==> flow/design.v <==
module clock_gen(CLK, RESET_N, CLK_FT, CLK_DC, CLK_EX, CLK_WB);
    input          CLK;
    input          RESET_N;
    output         CLK_FT;
    output         CLK_DC;
    output         CLK_EX;
    output         CLK_WB;
    reg            CLK_FT;
    reg            CLK_DC;
    reg            CLK_EX;
    reg            CLK_WB;
    reg [1:0]      COUNT;
    always@(posedge CLK) begin
        if(RESET_N == 1'b0) begin
            COUNT  <= 2'b00;
            CLK_FT <= 0;
            CLK_DC <= 0;
            CLK_EX <= 0;
            CLK_WB <= 0;
        end else begin
        COUNT <= COUNT + 2'b01;
        if(COUNT == 2'b00) begin
            CLK_FT <= 1;
            CLK_DC <= 0;
            CLK_EX <= 0;
            CLK_WB <= 0;
        end 
        else if(COUNT == 2'b01) begin
            CLK_FT <= 0;
            CLK_DC <= 1;
            CLK_EX <= 0;
            CLK_WB <= 0;
        end 
        else if(COUNT == 2'b10) begin
            CLK_FT <= 0;
            CLK_DC <= 0;
            CLK_EX <= 1;
            CLK_WB <= 0;
        end 
        else if(COUNT == 2'b11) begin
            CLK_FT <= 0;
            CLK_DC <= 0;
            CLK_EX <= 0;
            CLK_WB <= 1;
        end
        end
    end
endmodule
module fetch(CLK, CLK_FT, PROM_DATA, PROM_OUT);
    input         CLK;
    input         CLK_FT;
    input [14:0]  PROM_DATA;
    output [14:0] PROM_OUT;
    reg [14:0]    PROM_OUT;
    always@(posedge CLK) begin
        if(CLK_FT)
            PROM_OUT <= PROM_DATA;
    end
endmodule  
module decode(CLK, CLK_DC, PROM_OUT, OP_CODE, OP_DATA);
    input        CLK;
    input        CLK_DC;
    input [14:0] PROM_OUT;
    output [3:0] OP_CODE;
    output [7:0] OP_DATA;
    reg [3:0]    OP_CODE;
    reg [7:0]    OP_DATA;
    always@(posedge CLK) begin
        if(CLK_DC) begin
        OP_CODE <= PROM_OUT[14:11];
        OP_DATA <= PROM_OUT[7:0];
        end
    end
endmodule  
module reg_dc(CLK, CLK_DC, N_REG_IN, REG_0, REG_1, REG_2, REG_3, REG_4, REG_5,
              REG_6, REG_7, N_REG_OUT, REG_OUT);
    input         CLK;
    input         CLK_DC;
    input [2:0]   N_REG_IN;
    input [15:0]  REG_0;
    input [15:0]  REG_1;
    input [15:0]  REG_2;
    input [15:0]  REG_3;
    input [15:0]  REG_4;
    input [15:0]  REG_5;
    input [15:0]  REG_6;
    input [15:0]  REG_7;
    output [2:0]  N_REG_OUT;
    output [15:0] REG_OUT;
    reg [2:0]     N_REG_OUT;
    reg [15:0]    REG_OUT;
    always@(posedge CLK) if(CLK_DC) begin
        N_REG_OUT <= N_REG_IN;
        case(N_REG_IN)
            3'b000: REG_OUT <= REG_0;
            3'b001: REG_OUT <= REG_1;
            3'b010: REG_OUT <= REG_2;
            3'b011: REG_OUT <= REG_3;
            3'b100: REG_OUT <= REG_4;
            3'b101: REG_OUT <= REG_5;
            3'b110: REG_OUT <= REG_6;
            3'b111: REG_OUT <= REG_7;
        endcase  
    end
endmodule  
module ram_dc(CLK, CLK_DC, RAM_AD_IN, RAM_0, RAM_1, RAM_2, RAM_3, RAM_4, RAM_5,
              RAM_6, RAM_7, IO65_IN, RAM_AD_OUT, RAM_OUT);
    input         CLK;
    input         CLK_DC;
    input [7:0]   RAM_AD_IN;
    input [15:0]  RAM_0;
    input [15:0]  RAM_1;
    input [15:0]  RAM_2;
    input [15:0]  RAM_3;
    input [15:0]  RAM_4;
    input [15:0]  RAM_5;
    input [15:0]  RAM_6;
    input [15:0]  RAM_7;
    input [15:0]  IO65_IN;
    output [7:0]  RAM_AD_OUT;
    output [15:0] RAM_OUT;
    reg [7:0]     RAM_AD_OUT;
    reg [15:0]    RAM_OUT;
    always@(posedge CLK) if(CLK_DC) begin
        RAM_AD_OUT <= RAM_AD_IN;
        case(RAM_AD_IN)
            8'h00: RAM_OUT <= RAM_0;
            8'h01: RAM_OUT <= RAM_1;
            8'h02: RAM_OUT <= RAM_2;
            8'h03: RAM_OUT <= RAM_3;
            8'h04: RAM_OUT <= RAM_4;
            8'h05: RAM_OUT <= RAM_5;
            8'h06: RAM_OUT <= RAM_6;
            8'h07: RAM_OUT <= RAM_7;
            8'h40: RAM_OUT <= IO65_IN;
            default: RAM_OUT <= 16'hFFFF;
        endcase
    end
endmodule  
module exec(CLK, CLK_EX, RESET_N, OP_CODE, REG_A, REG_B, OP_DATA, RAM_OUT, P_COUNT,
            REG_IN, RAM_IN, REG_WEN, RAM_WEN, HALT);
    input         CLK;
    input         CLK_EX;
    input         RESET_N;
    input [3:0]   OP_CODE;
    input [15:0]  REG_A;
    input [15:0]  REG_B;
    input [7:0]   OP_DATA;
    input [15:0]  RAM_OUT;
    output [7:0]  P_COUNT;
    output [15:0] REG_IN;
    output [15:0] RAM_IN;
    output        REG_WEN;
    output        RAM_WEN;
    output        HALT;
    reg [7:0]     P_COUNT;
    reg [15:0]    REG_IN;
    reg [15:0]    RAM_IN;
    reg           REG_WEN;
    reg           RAM_WEN;
    reg           CMP_FLAG;
    reg           HALT;
    always@(posedge CLK) begin
        if(RESET_N == 1'b0) begin
            P_COUNT <= 0;
            CMP_FLAG <= 0;
            REG_WEN <= 0;
            RAM_WEN <= 0;
            HALT <= 0;
        end else if(CLK_EX) begin
            case(OP_CODE)
                4'h0: begin      
                    REG_IN  <= REG_B;
                    REG_WEN <= 1;
                    RAM_WEN <= 0;
                    P_COUNT <= P_COUNT + 8'h01;
                end
                4'h1: begin      
                    REG_IN  <= REG_A + REG_B;
                    REG_WEN <= 1;
                    RAM_WEN <= 0;
                    P_COUNT <= P_COUNT + 8'h01;
                end
                4'h2: begin      
                    REG_IN  <= REG_A - REG_B;
                    REG_WEN <= 1;
                    RAM_WEN <= 0;
                    P_COUNT <= P_COUNT + 8'h01;
                end
                4'h3: begin      
                    REG_IN  <= REG_A & REG_B;
                    REG_WEN <= 1;
                    RAM_WEN <= 0;
                    P_COUNT <= P_COUNT + 8'h01;
                end
                4'h4: begin      
                    REG_IN  <= REG_A | REG_B;
                    REG_WEN <= 1;
                    RAM_WEN <= 0;
                    P_COUNT <= P_COUNT + 8'h01;
                end
                4'h5: begin      
                    REG_IN  <= (REG_A << 1);
                    REG_WEN <= 1;
                    RAM_WEN <= 0;
                    P_COUNT <= P_COUNT + 8'h01;
                end
                4'h6: begin      
                    REG_IN  <= (REG_A >> 1);
                    REG_WEN <= 1;
                    RAM_WEN <= 0;
                    P_COUNT <= P_COUNT + 8'h01;
                end
                4'h7: begin      
                    REG_IN  <= ((REG_A >> 1) | REG_A & 16'h8000);
                    REG_WEN <= 1;
                    RAM_WEN <= 0;
                    P_COUNT <= P_COUNT + 8'h01;
                end 
                4'h8: begin      
                    REG_IN  <= {REG_A[15:8], OP_DATA};
                    REG_WEN <= 1;
                    RAM_WEN <= 0;
                    P_COUNT <= P_COUNT + 8'h01;
                end
                4'h9: begin      
                    REG_IN  <= {OP_DATA, REG_A[7:0]};
                    REG_WEN <= 1;
                    RAM_WEN <= 0;
                    P_COUNT <= P_COUNT + 8'h01;
                end
                4'hA: begin      
                    CMP_FLAG <= REG_A == REG_B ? 1'b1 : 1'b0;
                    REG_WEN  <= 0;
                    RAM_WEN  <= 0;
                    P_COUNT <= P_COUNT + 8'h01;
                end
                4'hB: begin      
                    REG_WEN <= 0;
                    RAM_WEN <= 0;
                    P_COUNT <= CMP_FLAG ? OP_DATA : P_COUNT + 8'h01;
                end
                4'hC: begin      
                    REG_WEN <= 0;
                    RAM_WEN <= 0;
                    P_COUNT <= OP_DATA;
                end
                4'hD: begin      
                    REG_IN  <= RAM_OUT;
                    REG_WEN <= 1;
                    RAM_WEN <= 0;
                    P_COUNT <= P_COUNT + 8'h01;
                end
                4'hE: begin      
                    RAM_IN  <= REG_A;
                    REG_WEN <= 0;
                    RAM_WEN <= 1;
                    P_COUNT <= P_COUNT + 8'h01;
                end
                4'hF: begin      
                    REG_WEN <= 0;
                    RAM_WEN <= 0;
                    HALT <= 1;
                end
            endcase  
        end  
    end  
endmodule  
module reg_wb(CLK, CLK_WB, RESET_N, N_REG, REG_IN, REG_WEN, REG_0, REG_1, REG_2,
              REG_3, REG_4, REG_5, REG_6, REG_7);
    input         CLK;
    input         CLK_WB;
    input         RESET_N;
    input [2:0]   N_REG;
    input [15:0]  REG_IN;
    input         REG_WEN;
    output [15:0] REG_0;
    output [15:0] REG_1;
    output [15:0] REG_2;
    output [15:0] REG_3;
    output [15:0] REG_4;
    output [15:0] REG_5;
    output [15:0] REG_6;
    output [15:0] REG_7;
    reg [15:0]    REG_0;
    reg [15:0]    REG_1;
    reg [15:0]    REG_2;
    reg [15:0]    REG_3;
    reg [15:0]    REG_4;
    reg [15:0]    REG_5;
    reg [15:0]    REG_6;
    reg [15:0]    REG_7;
    always@(posedge CLK) begin
        if(RESET_N == 1'b0) begin
            REG_0 <= 0;
            REG_1 <= 0;
            REG_2 <= 0;
            REG_3 <= 0;
            REG_4 <= 0;
            REG_5 <= 0;
            REG_6 <= 0;
            REG_7 <= 0;
        end else if(CLK_WB) begin
            if(REG_WEN) begin
                case(N_REG)
                    3'h0: REG_0 <= REG_IN;
                    3'h1: REG_1 <= REG_IN;
                    3'h2: REG_2 <= REG_IN;
                    3'h3: REG_3 <= REG_IN;
                    3'h4: REG_4 <= REG_IN;
                    3'h5: REG_5 <= REG_IN;
                    3'h6: REG_6 <= REG_IN;
                    3'h7: REG_7 <= REG_IN;
                endcase  
            end  
        end  
    end  
endmodule  
module ram_wb(CLK, CLK_WB, RESET_N, RAM_ADDR, RAM_IN, RAM_WEN, RAM_0, RAM_1, RAM_2, RAM_3,
              RAM_4, RAM_5, RAM_6, RAM_7, IO64_OUT);
    input         CLK;
    input         CLK_WB;
    input         RESET_N;
    input [7:0]   RAM_ADDR;
    input [15:0]  RAM_IN;
    input         RAM_WEN;
    output [15:0] RAM_0;
    output [15:0] RAM_1;
    output [15:0] RAM_2;
    output [15:0] RAM_3;
    output [15:0] RAM_4;
    output [15:0] RAM_5;
    output [15:0] RAM_6;
    output [15:0] RAM_7;
    output [15:0] IO64_OUT;
    reg [15:0]    RAM_0;
    reg [15:0]    RAM_1;
    reg [15:0]    RAM_2;
    reg [15:0]    RAM_3;
    reg [15:0]    RAM_4;
    reg [15:0]    RAM_5;
    reg [15:0]    RAM_6;
    reg [15:0]    RAM_7;
    reg [15:0]    IO64_OUT;
    always@(posedge CLK) begin
        if(RESET_N == 1'b0) begin
            RAM_0 <= 0;
            RAM_1 <= 0;
            RAM_2 <= 0;
            RAM_3 <= 0;
            RAM_4 <= 0;
            RAM_5 <= 0;
            RAM_6 <= 0;
            RAM_7 <= 0;
            IO64_OUT <= 0;
        end else if(CLK_WB && RAM_WEN) begin
            case(RAM_ADDR)
                8'h0: RAM_0 <= RAM_IN;
                8'h1: RAM_1 <= RAM_IN;
                8'h2: RAM_2 <= RAM_IN;
                8'h3: RAM_3 <= RAM_IN;
                8'h4: RAM_4 <= RAM_IN;
                8'h5: RAM_5 <= RAM_IN;
                8'h6: RAM_6 <= RAM_IN;
                8'h7: RAM_7 <= RAM_IN;
                8'h40: IO64_OUT <= RAM_IN;
            endcase  
        end  
    end  
endmodule  
module cpu15(CLK, RESET_N, IO65_IN, IO64_OUT, PROM_ADDR, PROM_DATA, HALT);
    input         CLK;
    input         RESET_N;
    input [15:0]  IO65_IN;
    output [15:0] IO64_OUT;
    output [7:0]  PROM_ADDR;
    input [14:0]  PROM_DATA;
    output        HALT;
    wire          CLK_FT;
    wire          CLK_DC;
    wire          CLK_EX;
    wire          CLK_WB;
    wire [7:0]    P_COUNT;
    wire [14:0]   PROM_OUT;
    wire [3:0]    OP_CODE;
    wire [7:0]    OP_DATA;
    wire [15:0]   REG_0;
    wire [15:0]   REG_1;
    wire [15:0]   REG_2;
    wire [15:0]   REG_3;
    wire [15:0]   REG_4;
    wire [15:0]   REG_5;
    wire [15:0]   REG_6;
    wire [15:0]   REG_7;
    wire [2:0]    N_REG_A;
    wire [2:0]    N_REG_B;
    wire [15:0]   REG_A;
    wire [15:0]   REG_B;
    wire [15:0]   RAM_0;
    wire [15:0]   RAM_1;
    wire [15:0]   RAM_2;
    wire [15:0]   RAM_3;
    wire [15:0]   RAM_4;
    wire [15:0]   RAM_5;
    wire [15:0]   RAM_6;
    wire [15:0]   RAM_7;
    wire [7:0]    RAM_ADDR;
    wire [15:0]   RAM_OUT;
    wire [15:0]   REG_IN;
    wire [15:0]   RAM_IN;
    wire          REG_WEN;
    wire          RAM_WEN;
    clock_gen C1(CLK, RESET_N, CLK_FT, CLK_DC, CLK_EX, CLK_WB);
    assign PROM_ADDR = P_COUNT;
    fetch C2(CLK, CLK_FT, PROM_DATA, PROM_OUT);
    decode C3(CLK, CLK_DC, PROM_OUT, OP_CODE, OP_DATA);
    reg_dc C4(CLK, CLK_DC, PROM_OUT[10:8], REG_0, REG_1, REG_2, REG_3, REG_4, REG_5,
              REG_6, REG_7, N_REG_A, REG_A);
    reg_dc C5(CLK, CLK_DC, PROM_OUT[7:5], REG_0, REG_1, REG_2, REG_3, REG_4, REG_5,
              REG_6, REG_7, N_REG_B, REG_B);
    ram_dc C6(CLK, CLK_DC, PROM_OUT[7:0], RAM_0, RAM_1, RAM_2, RAM_3, RAM_4, RAM_5,
              RAM_6, RAM_7, IO65_IN, RAM_ADDR, RAM_OUT);
    exec C7(CLK, CLK_EX, RESET_N, OP_CODE, REG_A, REG_B, OP_DATA, RAM_OUT, P_COUNT,
            REG_IN, RAM_IN, REG_WEN, RAM_WEN, HALT);
    reg_wb C8(CLK, CLK_WB, RESET_N, N_REG_A, REG_IN, REG_WEN, REG_0, REG_1, REG_2,
              REG_3, REG_4, REG_5, REG_6, REG_7);
    ram_wb C9(CLK, CLK_WB, RESET_N, RAM_ADDR, RAM_IN, RAM_WEN, RAM_0, RAM_1, RAM_2, RAM_3,
              RAM_4, RAM_5, RAM_6, RAM_7, IO64_OUT);
endmodule  
# Tool chain data of cpu15
# Each step is given for the RTL above and for the edited RTL.
# "orig" refers to lines of the RTL above, "edited" to lines of the edited file.
# "change": "edited" minus "orig" as printed here. "change_rel_pct": 100 x difference / "orig".
# Library cell names are shortened.
# A cell with - has no value.
[inputs] top="cpu15" clock_port="CLK" cell_library="sky130hd" pvt_corner="tt_025C_1v80"

# The edit
# Unified diff, file above to edited file.
# The edit is scripted: it alters the design's behaviour and was not made to optimise anything.
# begin of diff
@@ -133,5 +133,4 @@
             8'h06: RAM_OUT <= RAM_6;
             8'h07: RAM_OUT <= RAM_7;
-            8'h40: RAM_OUT <= IO65_IN;
             default: RAM_OUT <= 16'hFFFF;
         endcase
# end of diff

# Word level
# Source: Yosys, flattened and elaborated, memories not mapped. Widths are those after wreduce. Registers that Yosys merges into a memory's read port (data or address) are not register bits. Print and check cells do not count.
[op_classes] item="muxes" orig=15 edited=15 change=0 change_rel_pct=0.00
[op_classes] item="reduce_and_logical" orig=42 edited=42 change=0 change_rel_pct=0.00
[op_classes] item="n_addsub" orig=4 edited=4 change=0 change_rel_pct=0.00
[op_classes] item="equal" orig=56 edited=55 change=-1 change_rel_pct=-1.79
[op_classes] item="logic" orig=4 edited=4 change=0 change_rel_pct=0.00
[ops] operator="equality test 8 x 7 -> 1 bit with constant B" orig=2 edited=1 change=-1 change_rel_pct=-50.00
[ops] operator="case mux 16 bit (select 8 bit)" orig=2 edited=3 change=1 change_rel_pct=50.00
[ops] operator="case mux 16 bit (select 9 bit)" orig=1 edited=0 change=-1 change_rel_pct=-100.00
[ops] operator="equality test 3 bit with constant B" orig=12 edited=12 change=0 change_rel_pct=0.00
[ops] operator="AND reduction 2 bit" orig=12 edited=12 change=0 change_rel_pct=0.00
[ops] operator="AND reduction 3 bit" orig=10 edited=10 change=0 change_rel_pct=0.00
[ops] operator="equality test 4 bit with constant B" orig=8 edited=8 change=0 change_rel_pct=0.00
[ops] operator="equality test 8 x 3 -> 1 bit with constant B" orig=8 edited=8 change=0 change_rel_pct=0.00
[ops] operator="2-to-1 mux 1 bit" orig=7 edited=7 change=0 change_rel_pct=0.00
[ops] operator="equality test 3 x 2 -> 1 bit with constant B" orig=6 edited=6 change=0 change_rel_pct=0.00
[ops] operator="equality test 4 x 3 -> 1 bit with constant B" orig=4 edited=4 change=0 change_rel_pct=0.00
[ops] operator="equality test 8 x 2 -> 1 bit with constant B" orig=4 edited=4 change=0 change_rel_pct=0.00
[ops] operator="equality test 3 x 1 -> 1 bit with constant B" orig=3 edited=3 change=0 change_rel_pct=0.00
[ops] operator="logical NOT 3 bit" orig=3 edited=3 change=0 change_rel_pct=0.00
[ops] operator="equality test 2 bit with constant B" orig=2 edited=2 change=0 change_rel_pct=0.00
[ops] operator="equality test 4 x 2 -> 1 bit with constant B" orig=2 edited=2 change=0 change_rel_pct=0.00
[ops] operator="equality test 8 x 1 -> 1 bit with constant B" orig=2 edited=2 change=0 change_rel_pct=0.00
[ops] operator="logical NOT 8 bit" orig=2 edited=2 change=0 change_rel_pct=0.00
[ops] operator="case mux 1 bit (select 2 bit)" orig=2 edited=2 change=0 change_rel_pct=0.00
[ops] operator="nonzero test 3 bit" orig=2 edited=2 change=0 change_rel_pct=0.00
[ops] operator="adder 16 bit" orig=1 edited=1 change=0 change_rel_pct=0.00
[ops] operator="adder 2 x 1 -> 2 bit with constant B" orig=1 edited=1 change=0 change_rel_pct=0.00
[ops] operator="adder 8 x 1 -> 8 bit with constant B" orig=1 edited=1 change=0 change_rel_pct=0.00
[ops] operator="AND 16 bit" orig=1 edited=1 change=0 change_rel_pct=0.00
[ops] operator="equality test 16 bit" orig=1 edited=1 change=0 change_rel_pct=0.00
[ops] operator="equality test 2 x 1 -> 1 bit with constant B" orig=1 edited=1 change=0 change_rel_pct=0.00
[ops] operator="equality test 4 x 1 -> 1 bit with constant B" orig=1 edited=1 change=0 change_rel_pct=0.00
[ops] operator="logical AND 1 bit" orig=1 edited=1 change=0 change_rel_pct=0.00
# Not every row of either side is listed.
[word_totals] item="output_inout_bits" orig=25 edited=25 change=0 change_rel_pct=0.00
[word_totals] item="word_cells" orig=157 edited=156 change=-1 change_rel_pct=-0.64
[word_totals] item="in_bits" orig=33 edited=33 change=0 change_rel_pct=0.00
[word_totals] item="regBits" orig=400 edited=400 change=0 change_rel_pct=0.00

# Longest topological paths
# Depth = most cells in a row (Yosys ltp): at word level without a register or memory, in the mapped netlist without a sequential cell, where the memories' decode and read muxes count.
[depth] item="depth_word" orig=5 edited=5 change=0 change_rel_pct=0.00
[depth] item="abc_area" orig="0" edited="0"
[depth] item="mapped_depth" orig=11 edited=10 change=-1 change_rel_pct=-9.09
[depth] item="depth_no_buf" orig=11 edited=10 change=-1 change_rel_pct=-9.09

# Mapped cells and area
# Source: synth_stat.txt of the flow (Yosys; design flattened, memories mapped). It holds for the ABC_AREA given above (unset counts as 0); a run with the other value may have another netlist.
[types] cell_type="nand2_1" orig=632 edited=479 change=-153 change_rel_pct=-24.21
[types] cell_type="nor2b_1" orig=18 edited=87 change=69 change_rel_pct=383.33
[types] cell_type="nand3_1" orig=27 edited=84 change=57 change_rel_pct=211.11
[types] cell_type="a21boi_0" orig=261 edited=210 change=-51 change_rel_pct=-19.54
[types] cell_type="mux2i_1" orig=63 edited=95 change=32 change_rel_pct=50.79
[types] cell_type="nor2_1" orig=130 edited=111 change=-19 change_rel_pct=-14.62
[types] cell_type="mux4_2" orig=35 edited=19 change=-16 change_rel_pct=-45.71
[types] cell_type="mux2_2" orig=19 edited=35 change=16 change_rel_pct=84.21
[types] cell_type="a21boi_1" orig=16 edited=1 change=-15 change_rel_pct=-93.75
[types] cell_type="o21ai_0" orig=92 edited=79 change=-13 change_rel_pct=-14.13
[types] cell_type="clkbuf_2" orig=2 edited=11 change=9 change_rel_pct=450.00
[types] cell_type="a31oi_1" orig=17 edited=25 change=8 change_rel_pct=47.06
[types] cell_type="a211oi_1" orig=8 edited=16 change=8 change_rel_pct=100.00
[types] cell_type="buf_2" orig=22 edited=29 change=7 change_rel_pct=31.82
[types] cell_type="nor3_1" orig=29 edited=23 change=-6 change_rel_pct=-20.69
[types] cell_type="clkbuf_1" orig=151 edited=146 change=-5 change_rel_pct=-3.31
[types] cell_type="a21oi_1" orig=96 edited=91 change=-5 change_rel_pct=-5.21
[types] cell_type="a22oi_1" orig=17 edited=22 change=5 change_rel_pct=29.41
# Not every row of either side is listed.
[synth_totals] item="seqArea_mm2" orig=0.0091087 edited=0.0091087 change=0.0000000 change_rel_pct=0.00
[synth_totals] item="buf_cells" orig=199 edited=208 change=9 change_rel_pct=4.52
[synth_totals] item="cell_count" orig=2440 edited=2383 change=-57 change_rel_pct=-2.34
[synth_totals] item="ffs" orig=400 edited=400 change=0 change_rel_pct=0.00
[synth_totals] item="mapped_area_mm2" orig=0.0211228 edited=0.0210064 change=-0.0001164 change_rel_pct=-0.55
# The figures by module come from a second, unflattened synthesis with its own total; it is not the netlist above.
[unflattened] item="hier_cells" orig=2122 edited=2108 change=-14 change_rel_pct=-0.66
[unflattened] item="area_unflattened_mm2" orig=0.0214981 edited=0.0213355 change=-0.0001626 change_rel_pct=-0.76
# Each row is one instance without its submodules.
[modules_orig] mod="ram_wb" instances=1 area_mm2=0.0052325 n_cells=498 mod_seq_area_mm2=0.0028828
[modules_orig] mod="exec" instances=1 area_mm2=0.0051437 n_cells=642 mod_seq_area_mm2=0.0012012
[modules_orig] mod="reg_wb" instances=1 area_mm2=0.0046319 n_cells=439 mod_seq_area_mm2=0.0025625
[modules_orig] mod="reg_dc" instances=2 area_mm2=0.0017066 n_cells=156 mod_seq_area_mm2=0.0005705
[modules_orig] mod="ram_dc" instances=1 area_mm2=0.0019894 n_cells=179 mod_seq_area_mm2=0.0007207
[modules_orig] mod="fetch" instances=1 area_mm2=0.0004504 n_cells=15 mod_seq_area_mm2=0.0004504
[modules_orig] mod="decode" instances=1 area_mm2=0.0003603 n_cells=12 mod_seq_area_mm2=0.0003603
[modules_orig] mod="clock_gen" instances=1 area_mm2=0.0002765 n_cells=25 mod_seq_area_mm2=0.0001201
[modules_orig] mod="cpu15" instances=1 area_mm2=0 n_cells=0 mod_seq_area_mm2=0
[modules_edited] mod="ram_wb" instances=1 area_mm2=0.0052325 n_cells=498 mod_seq_area_mm2=0.0028828
[modules_edited] mod="exec" instances=1 area_mm2=0.0051437 n_cells=642 mod_seq_area_mm2=0.0012012
[modules_edited] mod="reg_wb" instances=1 area_mm2=0.0046319 n_cells=439 mod_seq_area_mm2=0.0025625
[modules_edited] mod="reg_dc" instances=2 area_mm2=0.0017066 n_cells=156 mod_seq_area_mm2=0.0005705
[modules_edited] mod="ram_dc" instances=1 area_mm2=0.0018268 n_cells=165 mod_seq_area_mm2=0.0007207
[modules_edited] mod="fetch" instances=1 area_mm2=0.0004504 n_cells=15 mod_seq_area_mm2=0.0004504
[modules_edited] mod="decode" instances=1 area_mm2=0.0003603 n_cells=12 mod_seq_area_mm2=0.0003603
[modules_edited] mod="clock_gen" instances=1 area_mm2=0.0002765 n_cells=25 mod_seq_area_mm2=0.0001201
[modules_edited] mod="cpu15" instances=1 area_mm2=0 n_cells=0 mod_seq_area_mm2=0

# Timing after synthesis
# OpenSTA on the mapped netlist: ideal clock, no wires. The path of least setup slack (recovery checks aside). Input and output delay are each 20% of the period. Register names are those of the netlist, which keeps one name where synthesis merged equal registers.
[synth_timing] item="path_type" orig="input to register" edited="input to register"
[synth_timing] item="startpoint" orig="input RESET_N" edited="input RESET_N"
[synth_timing] item="endpoint" orig="register C7.RAM_IN[0]" edited="register C7.RAM_IN[0]"
[synth_timing] item="required_ns" orig=9.591 edited=9.626 change=0.035 change_rel_pct=0.36
[synth_timing] item="delay_ns" orig=1.852 edited=1.097 change=-0.755 change_rel_pct=-40.77
[synth_timing] item="in_delay_ns" orig=2.000 edited=2.000 change=0.000 change_rel_pct=0.00
[synth_timing] item="t_arrival_ns" orig=3.443 edited=2.723 change=-0.720 change_rel_pct=-20.91
[synth_timing] item="period_ns" orig=10.0 edited=10.0 change=0.0 change_rel_pct=0.00
[synth_timing] item="setup_time_ns" orig=0.409 edited=0.374 change=-0.035
[synth_timing] item="t_first_pin_ns" orig=2.000 edited=2.000 change=0.000 change_rel_pct=0.00
[synth_timing] item="driving_pins" orig=3 edited=2 change=-1 change_rel_pct=-33.33
[synth_timing] item="path_buffers" orig=1 edited=1 change=0 change_rel_pct=0.00
[synth_timing] item="path_slack_ns" orig=6.148 edited=6.903 change=0.755
[synth_timing] item="synth_period_reached_ns" orig=3.852 edited=3.097 change=-0.755 change_rel_pct=-19.60
# "delay_ns" is the arrival time less input delay plus setup time.
# "driving_pins" counts driving pins, that of a launching flip-flop among them; a cell with two outputs on the path counts twice.
# "synth_period_reached_ns" = period - worst setup slack (recovery checks aside). The figure is calculated, with input and output delays left at 20% of the set period.
# The rows between start and end are the longest chain of elaborated cells between them; the timing report does not say that the signal goes this way. Where chains are equally long, one stands for them.
# A line is the first line of the expression or statement that the cell stems from. Yosys adds cells for indexed reads and writes and turns some case tables into memories.
[synth_via_orig] path_cell_list="clkbuf_1 nand3_1 nor3_1" elab_chain_cells=1 cells_between=1 lines_between=0 cone_classes="1 x reduce/logical"
[synth_rtl_orig] item="start, declared" line=373 source="input         RESET_N;"
[synth_rtl_orig] item="AND reduction 3 bit"
[synth_rtl_orig] item="end, assigned" line=255 source="RAM_IN  <= REG_A;"
[synth_rtl_orig] item="end, declared" line=152 source="output [15:0] RAM_IN;"
[synth_via_edited] path_cell_list="clkbuf_1 and3_1" elab_chain_cells=1 cells_between=1 lines_between=0 cone_classes="1 x reduce/logical"
[synth_rtl_edited] item="start, declared" line=372 source="input         RESET_N;"
[synth_rtl_edited] item="AND reduction 3 bit"
[synth_rtl_edited] item="end, assigned" line=254 source="RAM_IN  <= REG_A;"
[synth_rtl_edited] item="end, declared" line=151 source="output [15:0] RAM_IN;"

# Path in the finished layout
# Path of least setup slack in the final report of the runs of set A (OpenROAD, finished layout, wires in). Where an end is a register, its clock arrival counts in the times.
[layout_timing] item="path_type" orig="register to output" edited="register to output"
[layout_timing] item="startpoint" orig="register C7.P_COUNT[0]" edited="register C7.P_COUNT[5]"
[layout_timing] item="endpoint" orig="output PROM_ADDR[0]" edited="output PROM_ADDR[5]"
[layout_timing] item="path_buffers" orig=1 edited=1 change=0 change_rel_pct=0.00
[layout_timing] item="path_slack_ns" orig=6.45 edited=6.45 change=0.00
[layout_timing] item="driving_pins" orig=2 edited=2 change=0 change_rel_pct=0.00
[layout_timing] item="t_first_pin_ns" orig=0.59 edited=0.58 change=-0.01 change_rel_pct=-1.69
[layout_timing] item="output_delay_ns" orig=2.00 edited=2.00 change=0.00 change_rel_pct=0.00
[layout_timing] item="required_ns" orig=8.00 edited=8.00 change=0.00 change_rel_pct=0.00
[layout_timing] item="t_arrival_ns" orig=1.55 edited=1.55 change=0.00 change_rel_pct=0.00
[layout_timing] item="period_ns" orig=10.0 edited=10.0 change=0.0 change_rel_pct=0.00
# At most two assigning lines are given for a register; there are more.
[layout_via_orig] path_cell_list="dfxtp_1 clkdlybuf4s50_1" elab_chain_cells=0 cells_between=0 lines_between=0
[layout_rtl_orig] item="start, declared" line=150 source="output [7:0]  P_COUNT;"
[layout_rtl_orig] item="start, assigned" line=176 source="P_COUNT <= P_COUNT + 8'h01;"
[layout_rtl_orig] item="start, assigned" line=182 source="P_COUNT <= P_COUNT + 8'h01;"
[layout_rtl_orig] item="end, declared" line=376 source="output [7:0]  PROM_ADDR;"
[layout_via_edited] path_cell_list="dfxtp_1 clkdlybuf4s50_1" elab_chain_cells=0 cells_between=0 lines_between=0
[layout_rtl_edited] item="start, declared" line=149 source="output [7:0]  P_COUNT;"
[layout_rtl_edited] item="start, assigned" line=175 source="P_COUNT <= P_COUNT + 8'h01;"
[layout_rtl_edited] item="start, assigned" line=181 source="P_COUNT <= P_COUNT + 8'h01;"
[layout_rtl_edited] item="end, declared" line=375 source="output [7:0]  PROM_ADDR;"

# Layout results
# Runs of the flow (Yosys, OpenROAD) on both versions; the two runs of a pair have the same settings. The constraints put input and output delay at 20% of the set period each and load the outputs with 0.01 pF.
[flow_settings_set_A] CORE_UTILIZATION=40 SLEW_MARGIN=40 period_ns=10.0 CAP_MARGIN=20 CORE_MARGIN=2
[results_set_A] item="die_footprint_mm2" orig=0.0546601 edited=0.0543659 change=-0.0002942 change_rel_pct=-0.54
[results_set_A] item="timing.setup.tns_ns" orig=0.000 edited=0.000 change=0.000
[results_set_A] item="achievedPeriod_ns" orig=3.553 edited=3.553 change=0.000 change_rel_pct=0.00
[results_set_A] item="hold_worst_slack_ns" orig=0.424 edited=0.448 change=0.024
[results_set_A] item="final_cell_area_mm2" orig=0.0235939 edited=0.0232248 change=-0.0003691 change_rel_pct=-1.56
[results_set_A] item="final_setup_ws_ns" orig=6.447 edited=6.447 change=0.000
[results_set_A] item="synth_area_mm2" orig=0.0211228 edited=0.0210064 change=-0.0001164 change_rel_pct=-0.55
[flow_settings_set_B] CORE_MARGIN=4 CORE_UTILIZATION=72 CTS_CLUSTER_DIAMETER=166 CTS_CLUSTER_SIZE=93 GPL_ROUTABILITY_DRIVEN=1 MIN_ROUTING_LAYER="met1" SETUP_SLACK_MARGIN=0.42 SLEW_MARGIN=40 period_ns=3.08 CAP_MARGIN=20
[results_set_B] item="die_footprint_mm2" orig=0.0321413 edited=0.031973 change=-0.0001683 change_rel_pct=-0.52
[results_set_B] item="timing.setup.tns_ns" orig=0.000 edited=0.000 change=0.000
[results_set_B] item="achievedPeriod_ns" orig=2.707 edited=2.764 change=0.057 change_rel_pct=2.11
[results_set_B] item="hold_worst_slack_ns" orig=0.388 edited=0.377 change=-0.011
[results_set_B] item="final_cell_area_mm2" orig=0.0226805 edited=0.0226017 change=-0.0000788 change_rel_pct=-0.35
[results_set_B] item="final_setup_ws_ns" orig=0.373 edited=0.316 change=-0.057
[results_set_B] item="synth_area_mm2" orig=0.0211228 edited=0.0210064 change=-0.0001164 change_rel_pct=-0.55
# By "achievedPeriod_ns" is meant the clock period of the run minus its worst setup slack. This is arithmetic on one report: input and output delays are still those of the set period (20% each).
